==> flow/design.v <==
module unsigned_nonrestoring #(
    parameter int WIDTH = 32
) (
    input logic go,
    input logic[WIDTH-1:0] divisor,
    input logic[WIDTH-1:0] dividend,
    input logic clk, rst,
    output logic done,
    output logic[WIDTH-1:0] quotient,
    output logic[WIDTH-1:0] remainder,
    output logic divide_by_zero
);
typedef enum logic [1:0] {
    WAIT,
    COMPUTE,
    DONE
} state_t;
state_t next_state, state_R;
logic[WIDTH-1:0] Q_R, next_Q, quotient_R, next_quotient, remainder_R, next_remainder;
logic[WIDTH:0] A_R, next_A, B_R, next_B, B_twos_comp_R, next_B_twos_comp;
logic[$clog2(WIDTH):0] Count_R, next_Count;
logic done_R, next_done;
logic divide_by_zero_R, next_divide_by_zero;
assign done = done_R;
assign divide_by_zero = divide_by_zero_R;
assign quotient = quotient_R;
assign remainder = remainder_R;
always_ff @(posedge clk or posedge rst) begin
    if(rst) begin
        state_R <= WAIT;
        Q_R <= '0;
        A_R <= '0;
        B_R <= '0;
        B_twos_comp_R <= '0;
        Count_R <= '0;
        quotient_R <= '0;
        remainder_R <= '0;
        done_R <= 1'b0;
        divide_by_zero_R <= 1'b0;
    end
    else begin
        state_R <= next_state;
        Q_R <= next_Q;
        A_R <= next_A;
        B_R <= next_B;
        B_twos_comp_R <= next_B_twos_comp;
        Count_R <= next_Count;
        quotient_R <= next_quotient;
        remainder_R <= next_remainder;
        done_R <= next_done;
        divide_by_zero_R <= next_divide_by_zero;
    end
end 
logic[WIDTH:0] A_temp;
always_comb begin
    logic[WIDTH:0] one;
    one = 1;
    A_temp = '0;
    next_Q = Q_R;
    next_A = A_R;
    next_B = B_R;
    next_B_twos_comp = B_twos_comp_R;
    next_Count = Count_R;
    next_remainder = remainder_R;
    next_quotient = quotient_R;
    next_state = state_R;
    next_divide_by_zero = divide_by_zero_R;
    next_done = done_R;
    case(state_R)
        WAIT: begin
            if (go) begin
                if(divisor == 0) begin
                    next_state = DONE;
                    next_done = 1'b1;
                    next_divide_by_zero = 1'b1;
                end
                else begin
                    next_A = '0;
                    next_B = {1'b0,divisor};
                    next_B_twos_comp = ~next_B + one;
                    next_Q = dividend;
                    next_Count = WIDTH;
                    next_state = COMPUTE;
                end
            end
        end
        COMPUTE: begin
            if(A_R[WIDTH]) begin
                A_temp = {A_R[WIDTH-1:0], Q_R[WIDTH-1]};
                next_A = A_temp + B_R;
            end else begin
                A_temp = {A_R[WIDTH-1:0], Q_R[WIDTH-1]};
                next_A = A_temp + B_twos_comp_R;
            end
            next_Q = {Q_R[WIDTH-2:0],~next_A[WIDTH]};
            next_Count = Count_R - 1;
            if(next_Count == 0) begin 
                next_state = DONE;
                if(next_A[WIDTH]) next_remainder = next_A[WIDTH-1:0] + B_R;
                else next_remainder = next_A[WIDTH-1:0];
                next_quotient = next_Q[WIDTH-1:0];
                next_done = 1;
            end
        end
        DONE: begin
            next_done = 0;
            next_divide_by_zero = 1'b0;
            next_state = WAIT;
        end
    endcase
end
endmodule
==> reports on unsigned_nonrestoring <==
* From RTL to reports: unsigned_nonrestoring
Tool output for the design above before and after an edit, in the order of the flow.
"before" refers to lines of the RTL above, "after" to lines of the edited file.
"difference": "after" minus "before" as printed here. "relative change": 100 x difference / "before".
Cell names lack the library's common part.
The mark n/a stands for no value.
- Design top :: unsigned_nonrestoring
- Clock :: clk
- Library :: sky130hd
- Library corner :: tt_025C_1v80

* Edit of the RTL
Unified diff, file above to edited file.
The edit is scripted: it alters the design's behaviour and was not made to optimise anything.
#+begin_src diff
@@ -1,4 +1,4 @@
 module unsigned_nonrestoring #(
-    parameter int WIDTH = 32
+    parameter int WIDTH = 16
 ) (
     input logic go,
#+end_src

* Word-level counts
Counts by Yosys on the flattened word-level netlist (proc, flatten, opt, wreduce; memories kept). Register bits leave out memories and registers merged into their read ports (data or address). Print and check cells are left out. Cells with the same type and inputs are merged into one.
** Bit counts
- bits of input ports :: before 67, after 35, difference -32, relative change -47.76%
- output and inout port bits :: before 66, after 34, difference -32, relative change -48.48%
- flip-flop bits (word level) :: before 204, after 107, difference -97, relative change -47.55%
** Cells by class
- reductions and logical operators :: before 12, after 12, difference 0, relative change 0.00%
- bitwise gates (word level) :: before 3, after 3, difference 0, relative change 0.00%
- add/sub/neg operators :: before 5, after 5, difference 0, relative change 0.00%
- equal/unequal tests :: before 6, after 6, difference 0, relative change 0.00%
- multiplexer cells :: before 21, after 21, difference 0, relative change 0.00%
** Operators by type and width
- 33-bit two-way mux :: before 4, after 0, difference -4, relative change -100.00%
- 17-bit two-way mux :: before 0, after 4, difference +4
- 32-bit two-way mux :: before 3, after 0, difference -3, relative change -100.00%
- 16-bit two-way mux :: before 0, after 3, difference +3
- 6-bit two-way mux :: before 2, after 0, difference -2, relative change -100.00%
- 5-bit two-way mux :: before 0, after 2, difference +2
- 32-bit adder :: before 1, after 0, difference -1, relative change -100.00%
- 33-bit by 1-bit adder with 33-bit output with constant B :: before 1, after 0, difference -1, relative change -100.00%
- 33-bit by 32-bit adder with 33-bit output :: before 1, after 0, difference -1, relative change -100.00%
- 33-bit adder :: before 1, after 0, difference -1, relative change -100.00%
- 32-bit logical NOT :: before 1, after 0, difference -1, relative change -100.00%
- 6-bit logical NOT :: before 1, after 0, difference -1, relative change -100.00%
- 32-bit inverter with 33-bit output :: before 1, after 0, difference -1, relative change -100.00%
- 32-bit case mux with 2-bit select :: before 1, after 0, difference -1, relative change -100.00%
- 33-bit case mux with 2-bit select :: before 1, after 0, difference -1, relative change -100.00%
- 6-bit case mux with 2-bit select :: before 1, after 0, difference -1, relative change -100.00%
- 6-bit by 1-bit subtractor with 6-bit output with constant B :: before 1, after 0, difference -1, relative change -100.00%
- 16-bit adder :: before 0, after 1, difference +1
- 17-bit by 1-bit adder with 17-bit output with constant B :: before 0, after 1, difference +1
- 17-bit by 16-bit adder with 17-bit output :: before 0, after 1, difference +1
- 17-bit adder :: before 0, after 1, difference +1
- 16-bit logical NOT :: before 0, after 1, difference +1
- 5-bit logical NOT :: before 0, after 1, difference +1
- 16-bit inverter with 17-bit output :: before 0, after 1, difference +1
- 16-bit case mux with 2-bit select :: before 0, after 1, difference +1
- 17-bit case mux with 2-bit select :: before 0, after 1, difference +1
- 5-bit case mux with 2-bit select :: before 0, after 1, difference +1
- 5-bit by 1-bit subtractor with 5-bit output with constant B :: before 0, after 1, difference +1
Operator kinds equal on both sides are left out: 15.

* Logic depth
Depth = most cells in a row (Yosys ltp): at word level without a register or memory, in the mapped netlist without a sequential cell, where the memories' decode and read muxes count.
** Depth
- depth in word-level cells :: before 5, after 5, difference 0, relative change 0.00%
- ABC_AREA :: before 0, after 0
- gate-level depth with buffers :: before 25, after 18, difference -7, relative change -28.00%
- mapped depth without buffers :: before 24, after 16, difference -8, relative change -33.33%

* After synthesis
The flow's flattened synthesis, as Yosys stat reports it; memories are mapped. The netlist is that of the ABC_AREA named above (0 if unset); the other value can give another one.
** Mapped netlist
- mapped cells :: before 1277, after 658, difference -619, relative change -48.47%
- synthesis area (µm²) :: before 12423.2, after 6332.3, difference -6090.9, relative change -49.03%
- sequential part of the area (µm²) :: before 5106.1, after 2678.8, difference -2427.3, relative change -47.54%
- flip-flops :: before 204, after 107, difference -97, relative change -47.55%
** Cell types
- dfrtp_1 :: before 203, after 106, difference -97, relative change -47.78%
- mux2_2 :: before 93, after 31, difference -62, relative change -66.67%
- o21ai_0 :: before 113, after 64, difference -49, relative change -43.36%
- nand2_1 :: before 179, after 131, difference -48, relative change -26.82%
- a21oi_1 :: before 64, after 23, difference -41, relative change -64.06%
- ha_1 :: before 71, after 37, difference -34, relative change -47.89%
- nor2_1 :: before 55, after 25, difference -30, relative change -54.55%
- mux2i_1 :: before 57, after 28, difference -29, relative change -50.88%
- a21o_1 :: before 30, after 4, difference -26, relative change -86.67%
- clkbuf_1 :: before 36, after 11, difference -25, relative change -69.44%
- xnor2_1 :: before 46, after 22, difference -24, relative change -52.17%
- xor2_1 :: before 39, after 15, difference -24, relative change -61.54%
- nand3_1 :: before 35, after 11, difference -24, relative change -68.57%
- o21ai_1 :: before 26, after 6, difference -20, relative change -76.92%
- inv_1 :: before 33, after 16, difference -17, relative change -51.52%
- o21bai_1 :: before 13, after 5, difference -8, relative change -61.54%
- nor3_1 :: before 23, after 17, difference -6, relative change -26.09%
- o31ai_1 :: before 9, after 3, difference -6, relative change -66.67%
Cell types equal on both sides are left out: 8.
The list need not be complete.

* Worst setup path after synthesis
Source: OpenSTA report_checks on the synthesized netlist (no wires, ideal clock, input and output delay 20% of the period each), path of least setup slack; recovery checks are left aside. Register names are those of the netlist, which keeps one name where synthesis merged equal registers.
** Timing path after synthesis
- kind :: before register -> register, after register -> register
- from :: before register A_R[32], after register A_R[16]
- to :: before register remainder_R[31], after register remainder_R[15]
- arrival time (ns) :: before 5.339, after 3.986, difference -1.353, relative change -25.34%
- driving pins on the path :: before 25, after 18, difference -7, relative change -28.00%
- buffers on the path :: before 2, after 2, difference 0, relative change 0.00%
- slack (ns) :: before 0.525, after 1.873, difference +1.348
- setup time (ns) :: before 0.136, after 0.142, difference +0.006
- launch time at the first pin (ns) :: before 0.000, after 0.000, difference 0.000
- period (ns) :: before 6.0, after 6.0, difference 0.0, relative change 0.00%
- path delay (ns) :: before 5.475, after 4.128, difference -1.347, relative change -24.60%
- synthesis period reached (ns) :: before 5.475, after 4.127, difference -1.348, relative change -24.62%
"path delay" = arrival - input delay + setup time.
"driving pins on the path" counts driving pins, that of a launching flip-flop among them; a cell with two outputs on the path counts twice.
"synthesis period reached" is the clock period less the worst setup slack; recovery checks do not enter. This is arithmetic on one report: input and output delays are still those of the set period (20% each).
Between the ends stands the longest chain of elaborated cells between them, by number of cells; it is not shown to be the way that was timed. Of several equally long chains one is given.
A line is the first line of the expression or statement that the cell stems from. Yosys adds cells for indexed reads and writes and turns some case tables into memories.
On the way, after synthesis, before:
- Path through :: dfrtp_1 clkbuf_1 clkbuf_1 mux2_2 ha_1 a21o_1 a2111oi_2 o21ai_1 o41ai_4 o21ba_2 o21ai_0 a31oi_1 xnor2_1 ha_1 inv_1 nor2_1 a221oi_1 o2111ai_1 a31oi_1 o21bai_1 a2111oi_0 or4_1 nand3_1 xnor2_1 o21ai_0
- Cells in the longest elaborated chain :: 4
- Elaborated cells between the ends (all ways) :: 4
- Classes of those cells :: add/sub: 1; mux: 3
** Ends and longest elaborated chain, after synthesis, before
- from (decl) :: RTL line 20 : logic[WIDTH:0] A_R, next_A, B_R, next_B, B_twos_comp_R, next_B_twos_comp;
- from (assign) :: RTL line 32 : A_R <= '0;
- from (assign) :: RTL line 44 : A_R <= next_A;
- 33-bit two-way mux :: RTL line 88 : if(A_R[WIDTH]) begin
- 33-bit two-way mux :: RTL line 69 : case(state_R)
- 32-bit adder :: RTL line 99 : if(next_A[WIDTH]) next_remainder = next_A[WIDTH-1:0] + B_R;
- 32-bit two-way mux :: RTL line 99
- to (assign) :: RTL line 37 : remainder_R <= '0;
- to (assign) :: RTL line 49 : remainder_R <= next_remainder;
- to (decl) :: RTL line 19 : logic[WIDTH-1:0] Q_R, next_Q, quotient_R, next_quotient, remainder_R, next_remainder;
On the way, after synthesis, after:
- Path through :: dfrtp_1 clkbuf_1 buf_1 mux2_2 ha_1 nand2_1 or3_4 o211a_4 nor3b_1 o21ai_0 a211oi_2 ha_1 nand2b_1 nor3_1 a311o_1 a311oi_1 or3_1 a31oi_1
- Cells in the longest elaborated chain :: 4
- Elaborated cells between the ends (all ways) :: 4
- Classes of those cells :: add/sub: 1; mux: 3
** Ends and longest elaborated chain, after synthesis, after
- from (decl) :: RTL line 20 : logic[WIDTH:0] A_R, next_A, B_R, next_B, B_twos_comp_R, next_B_twos_comp;
- from (assign) :: RTL line 32 : A_R <= '0;
- from (assign) :: RTL line 44 : A_R <= next_A;
- 17-bit two-way mux :: RTL line 88 : if(A_R[WIDTH]) begin
- 17-bit two-way mux :: RTL line 69 : case(state_R)
- 16-bit adder :: RTL line 99 : if(next_A[WIDTH]) next_remainder = next_A[WIDTH-1:0] + B_R;
- 16-bit two-way mux :: RTL line 99
- to (assign) :: RTL line 37 : remainder_R <= '0;
- to (assign) :: RTL line 49 : remainder_R <= next_remainder;
- to (decl) :: RTL line 19 : logic[WIDTH-1:0] Q_R, next_Q, quotient_R, next_quotient, remainder_R, next_remainder;

* Path in the finished layout
From the final timing report of the runs of pair A: the path of least setup slack in the routed layout; clock arrival at registers is part of the times.
** Timing path post-layout
- kind :: before register -> register, after register -> register
- from :: before register A_R[32], after register A_R[16]
- to :: before register remainder_R[31], after register remainder_R[15]
- slack (ns) :: before 0.30, after 1.12, difference +0.82
- arrival time (ns) :: before 5.74, after 4.74, difference -1.00, relative change -17.42%
- driving pins on the path :: before 24, after 17, difference -7, relative change -29.17%
- setup time (ns) :: before 0.15, after 0.16, difference +0.01
- buffers on the path :: before 1, after 0, difference -1, relative change -100.00%
- period (ns) :: before 5.67, after 5.67, difference 0.00, relative change 0.00%
- launch time at the first pin (ns) :: before 0.52, after 0.35, difference -0.17, relative change -32.69%
Between the ends stands the longest chain of elaborated cells between them, by number of cells; it is not shown to be the way that was timed. Of several equally long chains one is given.
On the way, post-layout, before:
- Path through :: dfrtp_2 buf_4 mux2_2 ha_1 o21ai_0 a211o_1 o21ai_2 o41ai_4 o21ba_2 o21ai_1 a31oi_1 xnor2_1 ha_1 inv_1 nor2_1 a221oi_2 o2111ai_1 a31oi_2 o21bai_4 a2111oi_2 or4_1 nand3_1 xnor2_1 o21ai_0
- Cells in the longest elaborated chain :: 4
- Elaborated cells between the ends (all ways) :: 4
- Classes of those cells :: add/sub: 1; mux: 3
** Ends and longest elaborated chain, post-layout, before
- from (decl) :: RTL line 20 : logic[WIDTH:0] A_R, next_A, B_R, next_B, B_twos_comp_R, next_B_twos_comp;
- from (assign) :: RTL line 32 : A_R <= '0;
- from (assign) :: RTL line 44 : A_R <= next_A;
- 33-bit two-way mux :: RTL line 88 : if(A_R[WIDTH]) begin
- 33-bit two-way mux :: RTL line 69 : case(state_R)
- 32-bit adder :: RTL line 99 : if(next_A[WIDTH]) next_remainder = next_A[WIDTH-1:0] + B_R;
- 32-bit two-way mux :: RTL line 99
- to (assign) :: RTL line 37 : remainder_R <= '0;
- to (assign) :: RTL line 49 : remainder_R <= next_remainder;
- to (decl) :: RTL line 19 : logic[WIDTH-1:0] Q_R, next_Q, quotient_R, next_quotient, remainder_R, next_remainder;
On the way, post-layout, after:
- Path through :: dfrtp_1 mux2_2 ha_1 a211oi_1 o21a_1 o21ai_0 nor2_1 xnor2_1 ha_1 nand2_1 o22ai_1 nor3_1 o31a_1 o21ai_0 a311oi_1 or3_1 a31oi_1
- Cells in the longest elaborated chain :: 4
- Elaborated cells between the ends (all ways) :: 4
- Classes of those cells :: add/sub: 1; mux: 3
** Ends and longest elaborated chain, post-layout, after
- from (decl) :: RTL line 20 : logic[WIDTH:0] A_R, next_A, B_R, next_B, B_twos_comp_R, next_B_twos_comp;
- from (assign) :: RTL line 32 : A_R <= '0;
- from (assign) :: RTL line 44 : A_R <= next_A;
- 17-bit two-way mux :: RTL line 88 : if(A_R[WIDTH]) begin
- 17-bit two-way mux :: RTL line 69 : case(state_R)
- 16-bit adder :: RTL line 99 : if(next_A[WIDTH]) next_remainder = next_A[WIDTH-1:0] + B_R;
- 16-bit two-way mux :: RTL line 99
- to (assign) :: RTL line 37 : remainder_R <= '0;
- to (assign) :: RTL line 49 : remainder_R <= next_remainder;
- to (decl) :: RTL line 19 : logic[WIDTH-1:0] Q_R, next_Q, quotient_R, next_quotient, remainder_R, next_remainder;

* Flow runs
Both versions went through the flow (Yosys, OpenROAD) with the same settings in each pair. Constraints: input delay and output delay 20% of the set period each, output load 0.01 pF.
Settings, pair A:
- CORE_UTILIZATION :: 40
- period_ns :: 5.67
- CAP_MARGIN :: 20
- CORE_MARGIN :: 2
- SLEW_MARGIN :: 20
** Results, pair A
- worst-case hold slack (ns) :: before 0.455, after 0.468, difference +0.013
- post-synthesis cell area (µm²) :: before 12423.2, after 6332.3, difference -6090.9, relative change -49.03%
- standard-cell area after layout (µm²) :: before 15244.6, after 7519.7, difference -7724.9, relative change -50.67%
- final design utilization :: before 0.498, after 0.491, difference -0.007
- smallest setup slack (ns) :: before 0.302, after 1.124, difference +0.822
- die area (µm²) :: before 32482.9, after 16853.2, difference -15629.7, relative change -48.12%
- achieved clock period (ns) :: before 5.368, after 4.546, difference -0.822, relative change -15.31%
- post-route setup TNS (ns) :: before 0.000, after 0.000, difference 0.000
Settings, pair B:
- CORE_MARGIN :: 5
- CORE_UTILIZATION :: 43
- CTS_CLUSTER_SIZE :: 72
- MIN_ROUTING_LAYER :: met1
- PLACE_DENSITY :: 0.53
- SETUP_SLACK_MARGIN :: -0.17
- TNS_END_PERCENT :: 25
- period_ns :: 3.96
- CAP_MARGIN :: 20
- SLEW_MARGIN :: 20
** Results, pair B
- worst-case hold slack (ns) :: before 0.478, after 0.469, difference -0.009
- post-synthesis cell area (µm²) :: before 12423.2, after 6332.3, difference -6090.9, relative change -49.03%
- standard-cell area after layout (µm²) :: before 18594.1, after 7846.3, difference -10747.8, relative change -57.80%
- final design utilization :: before 0.65, after 0.542, difference -0.108
- smallest setup slack (ns) :: before -1.149, after -0.031, difference +1.118
- die area (µm²) :: before 32391.0, after 17252.8, difference -15138.2, relative change -46.74%
- achieved clock period (ns) :: before 5.109, after 3.991, difference -1.118, relative change -21.88%
- post-route setup TNS (ns) :: before -14.979, after -0.031, difference +14.948
"achieved clock period": clock period set for the run, less the worst setup slack. It is reckoned from that one timing run; input and output delays stay at 20% of the period that was set.
